==> flow/design.v <==
`timescale 1ns / 1ps
module TNS_dec_33(
    input wire clk,
    input wire rst_n,
    input wire [32:0] codein,
    output reg [30 - 1 : 0] dataout
    );
    wire [30 - 1 : 0] dataout_wire;
    assign dataout_wire = (codein[32]*847425747) + (codein[31]*564950498) + (codein[30]*282475249) + 
                    (codein[29]*121060821) + (codein[28]*80707214) + (codein[27]*40353607) + 
                    (codein[26]*17294403) + (codein[25]*11529602) + (codein[24]*5764801) + 
                    (codein[23]*2470629) + (codein[22]*1647086) + (codein[21]*823543) + 
                    (codein[20]*352947) + (codein[19]*235298) + (codein[18]*117649) + (codein[17]*50421) + (codein[16]*33614) + 
                    (codein[15]*16807) + (codein[14]*7203) + (codein[13]*4802) + (codein[12]*2401) + (codein[11]*1029) +
                    (codein[10]*686) + (codein[9]*343) + (codein[8]*147) + (codein[7]*98) + (codein[6]*49) +
                    (codein[5]*21) + (codein[4]*14) + (codein[3]*7) + (codein[2]*3) + (codein[1]*2) +
                    (codein[0]*1);
    always @(posedge clk or negedge rst_n) begin
        if (~rst_n) begin
            dataout <= 0;
        end
        else begin
            dataout <= dataout_wire;
        end
    end
endmodule
---- From RTL to reports: TNS_dec_33 ----
Tool output for the design above, in the order of the flow.
Line numbers count from 1 in the design file above.
Cell names lack the library's common part.
Not given: n/a
set-up
  design top .............................. TNS_dec_33
  clock input ............................. clk
  standard-cell library ................... sky130hd
  timing corner ........................... tt_025C_1v80

---- Word level ----
Counts by Yosys on the flattened word-level netlist (proc, flatten, opt, wreduce; memories kept). Register bits leave out memories and registers merged into their read ports (data or address); mux counts leave out enables and synchronous resets folded into registers. Print and check cells are left out. Cells with the same type and inputs are merged into one.
bit counts
  flip-flop bits (word level) ............. 30
  bits in latches ......................... 0
  bits in writable memories ............... 0
  bits in read-only memories .............. 0
  clocked read ports x word width ......... 0
  memories ................................ 0
  bits of input ports ..................... 35
  word-level cells ........................ 64
cells by class
  $add $sub $neg .......................... 32
  multipliers ............................. 31
  div/mod/pow operators ................... 0
  order comparisons ....................... 0
  eq/ne operators ......................... 0
  shift operators ......................... 0
  muxes and demuxes ....................... 0
  bitwise logic cells ..................... 0
  reduce/logical cells .................... 0
operators by type and width
  cell                                                                   count
  30-bit by 14-bit adder with 30-bit output                              2
  30-bit by 17-bit adder with 30-bit output                              2
  30-bit by 28-bit adder with 30-bit output                              2
  30-bit adder                                                           2
  1-bit by 26-bit multiplier with 27-bit output (second input constant)  2
  1-bit by 23-bit multiplier with 24-bit output (second input constant)  2
  1-bit by 20-bit multiplier with 21-bit output (second input constant)  2
  1-bit by 17-bit multiplier with 18-bit output (second input constant)  2
  1-bit by 15-bit multiplier with 16-bit output (second input constant)  2
  1-bit by 29-bit multiplier with 30-bit output (second input constant)  1
  1-bit by 30-bit multiplier with 30-bit output (second input constant)  1
  30-bit by 1-bit adder with 30-bit output                               1
  30-bit by 10-bit adder with 30-bit output                              1
  30-bit by 11-bit adder with 30-bit output                              1
  30-bit by 12-bit adder with 30-bit output                              1
  30-bit by 13-bit adder with 30-bit output                              1
  30-bit by 16-bit adder with 30-bit output                              1
  30-bit by 18-bit adder with 30-bit output                              1
  30-bit by 19-bit adder with 30-bit output                              1
  30-bit by 2-bit adder with 30-bit output                               1
  30-bit by 20-bit adder with 30-bit output                              1
  30-bit by 21-bit adder with 30-bit output                              1
  30-bit by 22-bit adder with 30-bit output                              1
  30-bit by 23-bit adder with 30-bit output                              1
  30-bit by 24-bit adder with 30-bit output                              1
  30-bit by 25-bit adder with 30-bit output                              1
  30-bit by 26-bit adder with 30-bit output                              1
  30-bit by 27-bit adder with 30-bit output                              1
Other operator kinds: 22; their cells: 26.

---- Logic depth ----
Yosys ltp: most cells in a row. Word level: on the elaborated netlist, between registers, memories and ports. Mapped: between sequential cells and ports; inverters and the memories' decode and read muxes count.
logic depth
  depth in word-level cells ............... 33
  ABC_AREA ................................ 0
  gate-level depth with buffers ........... 25
  gate-level depth less buffers ........... 25

---- Netlist ----
The flow's flattened synthesis, as Yosys stat reports it; memories are mapped. The netlist is that of the ABC_AREA named above (0 if unset); the other value can give another one.
synthesis totals
  cell count .............................. 914
  chip area (Yosys) ....................... 9506.6 um^2
  area of sequential cells ................ 750.7 um^2
  flip-flop cells ......................... 30
  buffers ................................. 0
cells by type
  cell type  count  total area (um^2)
  fa_1       193    3.86E+03
  ha_1       210    2627.52
  inv_1      326    1.22E+03
  dfrtp_1    30     750.72
  xnor2_1    15     131.376
  a21o_1     14     105.101
  a21oi_1    18     90.086
  o21ai_0    16     80.077
  xor2_1     9      78.826
  nor2_1     19     71.318
  nand2_1    11     41.29
  o21a_1     4      30.029
  nor2b_1    4      25.024
  nor4b_4    1      23.773
  a211oi_1   3      22.522
  nor3_1     4      20.019
  a21boi_4   1      18.768
  and3_1     3      18.768
Not listed: further types 24, cells in them 33.

---- Path before layout ----
Source: OpenSTA report_checks on the synthesized netlist (no wires, ideal clock, input and output delay 20% of the period each), path of least setup slack; recovery checks are left aside. Register names are those of the netlist, which keeps one name where synthesis merged equal registers.
timing path after synthesis
  path kind ............................... in2reg
  start point ............................. in codein[27]
  end point ............................... reg dataout[29]
  period .................................. 12.0 ns
  external input delay .................... 2.400 ns
  library setup time ...................... 0.128 ns
  arrival ................................. 8.200 ns
  required time ........................... 11.872 ns
  slack ................................... 3.672 ns
  delay of the path ....................... 5.928 ns
  stages .................................. 22
  buffers on the path ..................... 0
  period reached after synthesis .......... 8.328 ns
"delay of the path" is the arrival time less input delay plus setup time.
"stages": output pins that drive a net of the path, with the launching flip-flop's if there is one; two outputs of one cell count as two.
"period reached after synthesis" = period - worst setup slack (recovery checks aside). The figure is calculated, with input and output delays left at 20% of the set period.
The rows between start and end are the longest chain of elaborated cells between them; the timing report does not say that the signal goes this way. Where chains are equally long, one stands for them.
A line is the first line of the expression or statement that the cell stems from. Yosys adds cells for indexed reads and writes and turns some case tables into memories.
between the ends, after synthesis
  cell sequence ........................... fa_1 inv_1 fa_1 fa_1 inv_1 fa_1 fa_1 fa_1 inv_1 fa_1 inv_1 fa_1 ha_1 inv_1 fa_1 nor2b_1 o2111ai_2 a21boi_4 nor4b_4 o31ai_2 a311oi_2 xnor2_1
  length of the longest elaborated chain .. 29
  elaborated cells between the ends (all ways) .. 29
  RTL lines with such cells ............... 2
  classes of those cells .................. add/sub (28); mul (1)
ends and longest elaborated chain, after synthesis
  element                                        RTL line  text
  from (decl)                                    5         input wire [32:0] codein,
  1-bit by 26-bit multiplier with 27-bit output  10        (codein[29]*121060821) + (codein[28]*80707214) + (codein[27]*40353607) +
  30-bit by 27-bit adder with 30-bit output      9         assign dataout_wire = (codein[32]*847425747) + (codein[31]*564950498) + (codein[30]*282475249) +
  30-bit by 26-bit adder with 30-bit output      9
  30-bit by 25-bit adder with 30-bit output      9
  30-bit by 24-bit adder with 30-bit output      9
  30-bit by 23-bit adder with 30-bit output      9
  30-bit by 22-bit adder with 30-bit output      9
  [... 15 more ...]                              n/a
  30-bit by 7-bit adder with 30-bit output       9
  30-bit by 6-bit adder with 30-bit output       9
  30-bit by 5-bit adder with 30-bit output       9
  30-bit by 4-bit adder with 30-bit output       9
  30-bit by 3-bit adder with 30-bit output       9
  30-bit by 2-bit adder with 30-bit output       9
  30-bit by 1-bit adder with 30-bit output       9
  to (assign)                                    20        dataout <= 0;
  to (assign)                                    23        dataout <= dataout_wire;
  to (decl)                                      6         output reg [30 - 1 : 0] dataout

---- Worst path after layout ----
Path of least setup slack in the final report of stored run 1 (OpenROAD, finished layout, wires in). Where an end is a register, its clock arrival counts in the times.
timing path post-layout
  path kind ............................... in2reg
  start point ............................. in codein[27]
  end point ............................... reg dataout[27]
  period .................................. 12.0 ns
  external input delay .................... 2.40 ns
  library setup time ...................... 0.09 ns
  arrival ................................. 9.49 ns
  required time ........................... 12.18 ns
  slack ................................... 2.69 ns
  stages .................................. 23
  buffers on the path ..................... 1
The rows between start and end are the longest chain of elaborated cells between them; the timing report does not say that the signal goes this way. Where chains are equally long, one stands for them.
between the ends, post-layout
  cell sequence ........................... clkdlybuf4s50_1 fa_1 inv_1 fa_1 fa_1 inv_1 fa_1 fa_1 fa_1 inv_1 fa_1 inv_1 fa_1 ha_1 inv_1 fa_1 nor2b_1 o2111ai_2 a21boi_4 nor3_1 o211ai_1 nand2_1 o311ai_2
  length of the longest elaborated chain .. 29
  elaborated cells between the ends (all ways) .. 29
  RTL lines with such cells ............... 2
  classes of those cells .................. add/sub (28); mul (1)
ends and longest elaborated chain, post-layout
  element                                        RTL line  text
  from (decl)                                    5         input wire [32:0] codein,
  1-bit by 26-bit multiplier with 27-bit output  10        (codein[29]*121060821) + (codein[28]*80707214) + (codein[27]*40353607) +
  30-bit by 27-bit adder with 30-bit output      9         assign dataout_wire = (codein[32]*847425747) + (codein[31]*564950498) + (codein[30]*282475249) +
  30-bit by 26-bit adder with 30-bit output      9
  30-bit by 25-bit adder with 30-bit output      9
  30-bit by 24-bit adder with 30-bit output      9
  30-bit by 23-bit adder with 30-bit output      9
  30-bit by 22-bit adder with 30-bit output      9
  [... 15 more ...]                              n/a
  30-bit by 7-bit adder with 30-bit output       9
  30-bit by 6-bit adder with 30-bit output       9
  30-bit by 5-bit adder with 30-bit output       9
  30-bit by 4-bit adder with 30-bit output       9
  30-bit by 3-bit adder with 30-bit output       9
  30-bit by 2-bit adder with 30-bit output       9
  30-bit by 1-bit adder with 30-bit output       9
  to (assign)                                    20        dataout <= 0;
  to (assign)                                    23        dataout <= dataout_wire;
  to (decl)                                      6         output reg [30 - 1 : 0] dataout

# Flow runs of TNS_dec_33

Module TNS_dec_33, platform sky130hd: 2 stored runs of the flow (Yosys, OpenROAD) with differing settings, in no particular order. Input and output delays are each 20% of the period that was set; the output load is 0.01 pF.
By "achieved clock period (ns)" is meant the clock period of the run minus its worst setup slack. This is arithmetic on one report: input and output delays are still those of the set period (20% each).

Flow files of stored run 1
==> flow/run.sh <==
#!/bin/bash
# the make line also repeats the synthesis and layout settings of config.mk as NAME=value (left out here)
make -C /OpenROAD-flow-scripts/flow DESIGN_CONFIG=/design/flow/config.mk WORK_HOME=/design/flow/orfs CLKGATE_MAP_FILE= finish
==> flow/config.mk <==
export PLATFORM = sky130hd
export DESIGN_NAME = TNS_dec_33
export DESIGN_NICKNAME = TNS_dec_33
export VERILOG_FILES = /design/flow/design.v
export SDC_FILE = /design/flow/constraint.sdc
export NUM_CORES = 4
export LEC_CHECK = 0
export CAP_MARGIN = 20
export CELL_PAD_IN_SITES_GLOBAL_PLACEMENT = 1
export CORE_MARGIN = 2
export CORE_UTILIZATION = 59
export SLEW_MARGIN = 20
==> flow/constraint.sdc <==
create_clock -name core_clock -period 12.0 [get_ports {clk}]
set_input_delay 2.4000 -clock core_clock [delete_from_list [all_inputs] [get_ports {clk}]]
set_output_delay 2.4000 -clock core_clock [all_outputs]
set_load 0.01 [all_outputs]

report of stored run 1
yosys chip area after synthesis (um^2): 9506.6
finish__design__die__area: 17144.0
finish__design__instance__area__stdcell: 10598.9
finish__timing__setup__ws: 2.687
finish__timing__setup__tns: 0.000
finish__timing__hold__ws: 2.524
achieved clock period (ns): 9.313

Flow files of stored run 2
==> flow/run.sh <==
#!/bin/bash
# the make line also repeats the synthesis and layout settings of config.mk as NAME=value (left out here)
make -C /OpenROAD-flow-scripts/flow DESIGN_CONFIG=/design/flow/config.mk WORK_HOME=/design/flow/orfs CLKGATE_MAP_FILE= finish
==> flow/config.mk <==
export PLATFORM = sky130hd
export DESIGN_NAME = TNS_dec_33
export DESIGN_NICKNAME = TNS_dec_33
export VERILOG_FILES = /design/flow/design.v
export SDC_FILE = /design/flow/constraint.sdc
export NUM_CORES = 4
export LEC_CHECK = 0
export ABC_AREA = 1
export CAP_MARGIN = 20
export CORE_MARGIN = 2
export CORE_UTILIZATION = 40
export SLEW_MARGIN = 20
==> flow/constraint.sdc <==
create_clock -name core_clock -period 8.8 [get_ports {clk}]
set_input_delay 1.7600 -clock core_clock [delete_from_list [all_inputs] [get_ports {clk}]]
set_output_delay 1.7600 -clock core_clock [all_outputs]
set_load 0.01 [all_outputs]

report of stored run 2
yosys chip area after synthesis (um^2): 10161.0
finish__design__die__area: 26693.0
finish__design__instance__area__stdcell: 11422.2
finish__timing__setup__ws: 0.825
finish__timing__setup__tns: 0.000
finish__timing__hold__ws: 1.879
achieved clock period (ns): 7.975
